==> flow/design.v <==
module ALU(in1,
				in2, 
				op, 
				result);
	output reg [31:0] result;
	input [31:0] in1, in2;
	input [3:0] op;  
	always @(*) begin
		case(op)
			4'b0001 : begin  
				result = in1 & in2;
			end
			4'b0010 : begin  
				result = in1 | in2;
			end
			4'b0011 : begin  
				result = in1 ^ in2;
			end
			4'b0100 : begin  
				result = in1 + in2;
			end
			4'b0101 : begin 
				result = in1 - in2;
			end
			4'b0110 : begin  
				result = in1 >> in2[4:0];
			end
			4'b0111 : begin  
				result = in1 << in2[4:0];
			end
			4'b1000 : begin  
				result = $signed(in1) >>> in2[4:0];
			end
			4'b1001 : begin  
				result = in1 <<< in2[4:0];
			end
			4'b1010 : begin  
				result = in1 + in2;
			end
			4'b1011 : begin  
				result = {31'b0, $signed(in1) < $signed(in2)};
			end
			4'b1100 : begin  
				result = {31'b0, in1 < in2};
			end
			default : begin 
				result = 32'b0;
			end
		endcase
	end
endmodule
module BCompare(input [31:0] op1, input [31:0] op2, input BrUn, output reg BEQ, output reg BLT);
	always@(*)begin
		BEQ = 1'b0;
		BLT = 1'b0;
		if(~BrUn)begin 
			if(op1 == op2) begin
				BEQ = 1'b1;
			end
			if($signed(op1) < $signed(op2)) begin
				BLT = 1'b1;
			end
		end
		else begin
			if({1'b0, op1} == {1'b0, op2}) begin
				BEQ = 1'b1;
			end
			if({1'b0,op1} < {1'b0, op2}) begin
				BLT = 1'b1;
			end
		end
	end
endmodule
module ControlUnit(IWord, PCSelect, RegWEn, ImmSel, BrUn, BEQ, BLT, BSel, ASel, ALUOP, WBSel, MemRW);
input [31:0] IWord;
input BEQ, BLT;
output reg PCSelect, RegWEn, ImmSel, BSel, ASel, WBSel, MemRW, BrUn;
output reg [3:0] ALUOP;
always@(*) begin
	PCSelect = 1'b0;
	RegWEn = 1'b0;
	ImmSel = 1'b0;
	BSel = 1'b0;
	ASel = 1'b0;
	MemRW = 1'b0;
	WBSel = 1'b1;
	BrUn = 1'b0;
	ALUOP = 4'h4;
	case(IWord[6:0])
		7'b0110011: begin  
			PCSelect = 1'b0;
			RegWEn = 1'b1;
			ImmSel = 1'b0;
			BSel = 1'b0;
			ASel = 1'b0;
			MemRW = 1'b0;
			WBSel = 1'b1;
			BrUn = 1'b0;
			case(IWord[14:12])
				3'h0 : begin
					case(IWord[30])
						 1'b0 : begin  
							ALUOP = 4'h4;
						 end
						 1'b1 : begin  
							ALUOP = 4'h5;
						end
					endcase
				end
				3'h1 : begin  
					ALUOP = 4'h7;
				end
				3'h2 : begin  
					ALUOP = 4'hb;
				end
				3'h3 : begin  
					ALUOP = 4'hc;
				end
				3'h4 : begin  
					ALUOP = 4'h3;
				end
				3'h5 : begin 
					case(IWord[30]) 
						1'b1: begin  
							ALUOP = 4'h8;
						end
						1'b0:begin  
							ALUOP = 4'h6;
						end
					endcase
				end
				3'h6 : begin  
					ALUOP = 4'h2;
				end
				3'h7 : begin  
					ALUOP = 4'h1;
				end
			endcase
		end
		7'b0010011 : begin  
			PCSelect = 1'b0;
			RegWEn = 1'b1;
			ImmSel = 1'b1;
			BSel = 1'b1;
			ASel = 1'b0;
			MemRW = 1'b0;
			WBSel = 1'b1;
			BrUn = 1'b0;
			case(IWord[14:12])
					3'h0 : begin  
							ALUOP = 4'h4;
					end
					3'h1 : begin  
						ALUOP = 4'h7;
					end
					3'h2 : begin  
						ALUOP = 4'hb;
					end
					3'h3 : begin  
						ALUOP = 4'hc;
					end
					3'h4 : begin  
						ALUOP = 4'h3;
					end
					3'h5 : begin 
						case(IWord[30])
							1'b0 : begin
								ALUOP = 4'h6;
							end
							1'b1 : begin
								ALUOP = 4'h8;
							end
						endcase
					end
					3'h6 : begin  
						ALUOP = 4'h2;
					end
					3'h7 : begin  
						ALUOP = 4'h1;
					end
			endcase
		end
		7'b0000011 : begin  
			PCSelect = 1'b0;
			RegWEn = 1'b1;
			ImmSel = 1'b1;
			BSel = 1'b1;
			ASel = 1'b0;
			ALUOP = 4'h4;
			MemRW = 1'b0;
			WBSel = 1'b0;
			BrUn = 1'b0;
		end
		7'b0100011 : begin  
			PCSelect = 1'b0;
			RegWEn = 1'b0;
			ImmSel = 1'b1;
			BSel = 1'b1;
			ASel = 1'b0;
			ALUOP = 4'h4;
			MemRW = 1'b1;
			WBSel = 1'b1;
		end
		7'b1100011 : begin  
			RegWEn = 1'b0;
			ImmSel = 1'b1;
			case(IWord[14:12]) 
				3'h0 : begin
					BrUn = 1'b0;
					PCSelect = BEQ;
				end
				3'h1 : begin
					BrUn = 1'b0;
					PCSelect = ~BEQ;
				end
				3'h4 : begin
					BrUn = 1'b0;
					PCSelect = BLT;
				end
				3'h5 : begin
					BrUn = 1'b0;
					PCSelect = BEQ | ~BLT;
				end
				3'h6 : begin
					BrUn = 1'b1;
					PCSelect = BLT;
				end
				3'h7 : begin
					BrUn = 1'b1;
					PCSelect = BEQ | ~BLT;
				end
				default:
				;
			endcase
			BSel = 1'b1;
			ASel = 1'b1;
			ALUOP = 4'h4;
			MemRW = 1'b0;
			WBSel = 1'b1;
		end
		default:
		;
	endcase
end
endmodule
module ImmExtend(input [12:0] imm, output reg [31:0] extend);
	always @(*) begin
		extend = {{19{imm[12]}}, imm};
	end
endmodule
module PC(input PCSel, input [31:0] branchVal, input clk, input reset, output reg [31:0] PCVal);
	always @(posedge clk) begin
		if(reset) begin
			PCVal <= 32'b0;
		end
		else if(PCSel) begin
			PCVal <= branchVal;
		end
		else begin
			PCVal <= PCVal + 3'b100;
		end
	end
endmodule
module RegFile(rs1, rs2, rd, din, out1, out2, clk, reset, enable, rw);
reg [31:0] steve [31:0];
integer i;
input [4:0] rd, rs1, rs2;
input clk, reset, enable, rw;
input [31:0] din;
output reg [31:0] out1, out2;
	always @(posedge clk) begin
		if (enable) begin
			if(reset) begin
				for( i = 0; i <= 31; i = i + 1 ) begin 
					steve[i] <= 32'b0;	
				end
			end
			else if(rw && rd != 5'd0) begin
				steve[rd] <= din; 
			end
		end
	end
	always @(*) begin
		out1 = 32'b0;
		out2 = 32'b0;
		if(enable) begin
			out1 = (rs1 == 5'd0) ? 32'b0 : steve[rs1];
			out2 = (rs2 == 5'd0) ? 32'b0 : steve[rs2];
		end
	end
endmodule
module Datapath(input clk,
					input reset,
					output [31:0] imem_addr,
					input [31:0] imem_rdata,
					output [31:0] dmem_addr,
					output [31:0] dmem_wdata,
					output dmem_we,
					input [31:0] dmem_rdata,
					output wb_valid,
					output [4:0] wb_rd,
					output [31:0] wb_data);
reg [31:0] WB;
wire PCSelect, RegWEn, ImmSel, BrUn, BEQ, BLT, BSel, ASel, WBSel, MemRW;
wire [3:0] ALUOP;
wire [31:0] longImm, IWord, data1Val, data2Val, result, PCVal, DmemOut;
reg [31:0] alu1, alu2;
reg [12:0] imm;
reg [4:0] rs1, rs2, rd;
assign IWord = imem_rdata;
assign imem_addr = PCVal;
RegFile regs(IWord[19:15], IWord[24:20], IWord[11:7], WB, data1Val, data2Val, clk, reset, 1'b1 , RegWEn);
BCompare compare(data1Val, data2Val, BrUn, BEQ, BLT);
ControlUnit cu(IWord, PCSelect, RegWEn, ImmSel, BrUn, BEQ, BLT, BSel, ASel, ALUOP, WBSel, MemRW);
PC pc(PCSelect, WB, clk, reset, PCVal);
ImmExtend longBoi(imm, longImm);
ALU alu(alu1, alu2, ALUOP, result);
assign dmem_addr = result;
assign dmem_wdata = data2Val;
assign dmem_we = MemRW & ~reset;
assign DmemOut = dmem_rdata;
assign wb_valid = RegWEn & (rd != 5'd0) & ~reset;
assign wb_rd = rd;
assign wb_data = WB;
	always@(*) begin
		if(ASel) begin
			alu1 = PCVal;
		end
		else begin
			alu1 = data1Val;
		end
		if(BSel) begin
			alu2 = longImm;
		end
		else begin
			alu2 = data2Val;
		end
		if(WBSel) begin
			WB = result;
		end
		else begin
			WB = DmemOut;
		end
		if(IWord[6:0] == 7'b1100011)begin  
			imm = {IWord[31], IWord[7], IWord[30:25], IWord[11:8], 1'b0};
		end
		else if(IWord[6:0] == 7'b0100011)begin  
			imm = {IWord[31], IWord[31:25], IWord[11:7]};
		end
		else begin
			imm = {IWord[31], IWord[31:20]};
		end
		rs1 = IWord[19:15];
		rs2 = IWord[24:20];
		rd = IWord[11:7];
	end
endmodule
# Reports on Datapath
# Module Datapath before and after one edit of its RTL, step after step.
# "before" refers to lines of the RTL above, "after" to lines of the edited file.
# "diff" is "after" less "before", of the values as shown.
# Operators: Yosys type, input widths -> output width; for muxes data width and select width s.
# Library cell names are shortened.
# The mark - stands for no value.
# design
top_module,Datapath
clock_port,clk
library,sky130hd
corner,tt_025C_1v80

# Edit of the RTL
# Unified diff, file above to edited file.
# A script made this edit. It changes what the design does and was not meant as an optimisation.
# begin of diff
@@ -315,5 +315,5 @@
 PC pc(PCSelect, WB, clk, reset, PCVal);
 ImmExtend longBoi(imm, longImm);
-ALU alu(alu1, alu2, ALUOP, result);
+assign result = alu1;
 assign dmem_addr = result;
 assign dmem_wdata = data2Val;
# end of diff

# Word level
# Source: Yosys, flattened and elaborated, memories not mapped. Widths are those after wreduce; folded enables and synchronous resets count as part of the registers. Registers that Yosys merges into a memory's read port (data or address) are not register bits. Print and check cells do not count.
# Yosys's memory passes give these memory sizes; they may raise the number of words (mostly to a power of two), join words into wider ones and drop unused or constant bits.
# classes
element,before,after,diff
logic,11,7,-4
add_sub_neg,3,1,-2
cmp,4,2,-2
multipliers,0,0,0
muxes,33,23,-10
div_mod_pow,0,0,0
reduce_and_logical,11,9,-2
equal,25,11,-14
shift,4,0,-4
# ops
operator,before,after,diff
$eq 4x4->1 const B,5,0,-5
$eq 4x3->1 const B,4,0,-4
$pmux 4 s2,3,0,-3
$lt 32x32->1,4,2,-2
$eq 3x2->1 const B,2,0,-2
$eq 4x2->1 const B,2,0,-2
$pmux 4 s8,2,0,-2
$mux 1,14,13,-1
$mux 32,8,7,-1
$not 1->1,4,3,-1
$reduce_or 2->1,4,3,-1
$mux 5,3,2,-1
$add 32x32->32,1,0,-1
$and 32x32->32,1,0,-1
$eq 4x1->1 const B,1,0,-1
$mux 12,1,0,-1
$or 32x32->32,1,0,-1
$pmux 32 s11,1,0,-1
$reduce_or 4->1,1,0,-1
$shl 32x5->32,1,0,-1
$shr 32x5->32,1,0,-1
$sshl 32x5->32,1,0,-1
$sshr 32x5->32,1,0,-1
$sub 32x32->32,1,0,-1
$xor 32x32->32,1,0,-1
# Unchanged operator kinds not shown: 16.
# word_totals
element,before,after,diff
latch_bits,0,0,0
output_inout_bits,135,135,0
reg_bits,32,32,0
elab_cells,93,55,-38
n_memories,1,1,0
mem_bits_rw,1024,1024,0
rom_bits,0,0,0

# Depth
# Depth = most cells in a row (Yosys ltp): at word level without a register or memory, in the mapped netlist without a sequential cell, where the memories' decode and read muxes count.
# depth
element,before,after,diff
word_depth,10,10,0
ABC_AREA,0,0,-
ltp_mapped,30,23,-7
depth_no_buf,21,16,-5

# After synthesis
# Yosys stat after the flow's synthesis: flattened, memories mapped to cells. It holds for the ABC_AREA given above (unset counts as 0); a run with the other value may have another netlist.
# by_type
type,before,after,diff
mux2i_1,492,130,-362
a21oi_1,315,55,-260
mux4_2,296,536,240
nor3_1,275,35,-240
a22oi_1,209,0,-209
clkbuf_1,362,213,-149
a211oi_1,153,13,-140
o21ai_0,125,7,-118
inv_1,155,39,-116
ha_1,130,33,-97
nand2_1,195,108,-87
nand3_1,75,21,-54
o31ai_1,55,12,-43
a221o_1,38,0,-38
o22ai_1,64,27,-37
a21o_1,38,2,-36
mux2_2,97,62,-35
nor2_1,1011,1044,33
# Unchanged cell types not shown: 3.
# The list need not be complete.
# mapped
element,before,after,diff
yosys_area_mm2,0.0673096,0.0557547,-0.0115549
stdcells,6076,3891,-2185
flip_flops,1056,1056,0
# The figures by module come from a second, unflattened synthesis with its own total; it is not the netlist above.
# hier_totals
element,before,after,diff
cells_unflattened,5756,4338,-1418
hier_area_mm2,0.0674647,0.0580744,-0.0093903
# Each row is one instance without its submodules.
# by_module_before
module,seq_area_mm2,instances,cells,area_mm2
RegFile,0.0307495,1,3884,0.0541344
ALU,0,1,1337,0.0088985
PC,0.0006406,1,222,0.0017817
Datapath,0,1,130,0.0013726
BCompare,0,1,114,0.0008083
ImmExtend,0,1,32,0.0002402
ControlUnit,0,1,37,0.000229
# by_module_after
module,seq_area_mm2,instances,cells,area_mm2
RegFile,0.0307495,1,3884,0.0541382
PC,0.0006406,1,222,0.0017817
Datapath,0,1,83,0.0011111
BCompare,0,1,112,0.0008145
ControlUnit,0,1,37,0.000229

# Worst setup path after synthesis
# OpenSTA on the mapped netlist: ideal clock, no wires. The path of least setup slack (recovery checks aside). Input and output delay are each 20% of the period. Register names are those of the netlist, which keeps one name where synthesis merged equal registers.
# synth_path
element,before,after,diff
kind,input to output,input to output,-
from,in imem_rdata[20],in imem_rdata[15],-
to,out wb_data[21],out wb_data[9],-
tclk_ns,14.0,14.0,0.0
launch_ns,2.800,2.800,0.000
n_path_buf,10,4,-6
driving_pins,28,12,-16
setup_slack_ns,1.750,5.812,4.062
output_delay_ns,2.800,2.800,0.000
input_delay_ns,2.800,2.800,0.000
delay_ns,6.650,2.588,-4.062
arrival_ns,9.450,5.388,-4.062
synth_period_reached_ns,12.25,8.188,-4.062
# "delay_ns" = arrival - input delay + setup time.
# At an output port there is no setup time.
# "driving_pins": output pins that drive a net of the path, with the launching flip-flop's if there is one; two outputs of one cell count as two.
# "synth_period_reached_ns" is the clock period less the worst setup slack; recovery checks do not enter. This is arithmetic on one report: input and output delays are still those of the set period (20% each).
# Between the ends stands the longest chain of elaborated cells between them, by number of cells; it is not shown to be the way that was timed. Of several equally long chains one is given.
# Each line given opens the expression or statement behind the cell; cells for indexed reads and writes are added by Yosys, which also makes memories of some case tables.
# A memory read counts as a cell of the chain, while the word-level depth stops at memories.
# synth_between_before
cell_sequence,buf_6 -> buf_8 -> buf_6 -> buf_8 -> buf_6 -> buf_6 -> buf_4 -> clkbuf_1 -> buf_1 -> mux4_2 -> mux4_2 -> mux2i_1 -> nor2_1 -> inv_1 -> nor2_1 -> a21oi_1 -> ha_1 -> and3_1 -> a221o_1 -> a21oi_1 -> o31ai_1 -> a2111oi_0 -> o32ai_1 -> a221oi_1 -> nand3_1 -> o41ai_2 -> buf_2 -> inv_2
elab_chain_len,6
# synth_rtl_before
element,line,source
start: declaration,295,"input [31:0] imem_rdata,"
$mem_v2 32x32,265,reg [31:0] steve [31:0];
$mux 32,288,out2 = (rs2 == 5'd0) ? 32'b0 : steve[rs2];
$mux 32,332,if(BSel) begin
$add 32x32->32,38,result = in1 + in2;
$pmux 32 s11,9,case(op)
$mux 32,338,if(WBSel) begin
end: declaration,302,output [31:0] wb_data);
# synth_between_after
cell_sequence,clkbuf_1 -> clkbuf_1 -> buf_2 -> mux4_2 -> mux4_2 -> mux2i_1 -> nor2_1 -> nand2_1 -> nand2_1 -> mux2i_2 -> buf_2 -> inv_2
elab_chain_len,4
# synth_rtl_after
element,line,source
start: declaration,295,"input [31:0] imem_rdata,"
$mem_v2 32x32,265,reg [31:0] steve [31:0];
$mux 32,287,out1 = (rs1 == 5'd0) ? 32'b0 : steve[rs1];
$mux 32,326,if(ASel) begin
$mux 32,338,if(WBSel) begin
end: declaration,302,output [31:0] wb_data);

# Path in the finished layout
# From the final timing report of the runs of set A: the path of least setup slack in the routed layout; clock arrival at registers is part of the times.
# layout_path
element,before,after,diff
kind,input to output,input to output,-
from,in imem_rdata[15],in imem_rdata[16],-
to,out wb_data[29],out wb_data[5],-
input_delay_ns,2.80,2.80,0.00
driving_pins,20,10,-10
arrival_ns,10.79,7.50,-3.29
output_delay_ns,2.80,2.80,0.00
n_path_buf,4,4,0
setup_slack_ns,0.41,3.70,3.29
launch_ns,2.80,2.80,0.00
tclk_ns,14.0,14.0,0.0
# Between the ends stands the longest chain of elaborated cells between them, by number of cells; it is not shown to be the way that was timed. Of several equally long chains one is given.
# A memory read counts as a cell of the chain, while the word-level depth stops at memories.
# layout_between_before
cell_sequence,clkdlybuf4s50_1 -> and2_2 -> nor2b_2 -> buf_4 -> a221oi_1 -> or4b_2 -> o21ai_0 -> ha_1 -> nor4_1 -> nand3_1 -> a21o_1 -> a21oi_1 -> o211ai_1 -> a211oi_1 -> mux2i_1 -> o21ai_0 -> o31ai_4 -> buf_4 -> inv_1 -> clkdlybuf4s50_1
elab_chain_len,6
# layout_rtl_before
element,line,source
start: declaration,295,"input [31:0] imem_rdata,"
$mem_v2 32x32,265,reg [31:0] steve [31:0];
$mux 32,287,out1 = (rs1 == 5'd0) ? 32'b0 : steve[rs1];
$mux 32,326,if(ASel) begin
$add 32x32->32,38,result = in1 + in2;
$pmux 32 s11,9,case(op)
$mux 32,338,if(WBSel) begin
end: declaration,302,output [31:0] wb_data);
# layout_between_after
cell_sequence,buf_8 -> buf_12 -> mux4_2 -> mux4_2 -> a22o_1 -> mux2_2 -> mux2i_4 -> buf_4 -> inv_2 -> clkdlybuf4s50_1
elab_chain_len,4
# layout_rtl_after
element,line,source
start: declaration,295,"input [31:0] imem_rdata,"
$mem_v2 32x32,265,reg [31:0] steve [31:0];
$mux 32,287,out1 = (rs1 == 5'd0) ? 32'b0 : steve[rs1];
$mux 32,326,if(ASel) begin
$mux 32,338,if(WBSel) begin
end: declaration,302,output [31:0] wb_data);

# Layout results
# Runs of the flow (Yosys, OpenROAD) on both versions; the two runs of a pair have the same settings. The constraints put input and output delay at 20% of the set period each and load the outputs with 0.01 pF.
# flow_settings_set_A
CORE_UTILIZATION,40
PLACE_DENSITY,0.6
period_ns,14.0
CAP_MARGIN,20
CORE_MARGIN,2
SLEW_MARGIN,20
# results_set_A
element,before,after,diff
timing.hold.ws_ns,0.656,0.496,-0.160
post_route_stdcell_area_mm2,0.0764158,0.063113,-0.0133028
final_die_area_mm2,0.17157,0.142389,-0.029181
worstSetupSlack_ns,0.409,3.696,3.287
post_route_util_frac,0.457,0.458,0.001
synthesis_area_mm2,0.0673096,0.0557547,-0.0115549
achievedPeriod_ns,13.591,10.304,-3.287
power_mw,10.369,7.738,-2.631
# flow_settings_set_B
CAP_MARGIN,25
CELL_PAD_IN_SITES_DETAIL_PLACEMENT,2
CORE_MARGIN,3
CORE_UTILIZATION,19
CTS_CLUSTER_DIAMETER,65
CTS_CLUSTER_SIZE,59
PLACE_DENSITY_LB_ADDON,0.18
SETUP_SLACK_MARGIN,2.08
period_ns,13.5
SLEW_MARGIN,20
# results_set_B
element,before,after,diff
timing.hold.ws_ns,0.659,0.523,-0.136
post_route_stdcell_area_mm2,0.0843009,0.0666602,-0.0176407
final_die_area_mm2,0.361441,0.299981,-0.061460
worstSetupSlack_ns,1.946,3.416,1.470
post_route_util_frac,0.24,0.229,-0.011
synthesis_area_mm2,0.0673096,0.0557547,-0.0115549
achievedPeriod_ns,11.554,10.084,-1.470
power_mw,11.808,8.630,-3.178
# "achievedPeriod_ns" = clock period - worst setup slack. The figure is calculated, with input and output delays left at 20% of the set period.
# "power_mw" rests on the timing tool's default activity at the inputs, not on a simulated workload.
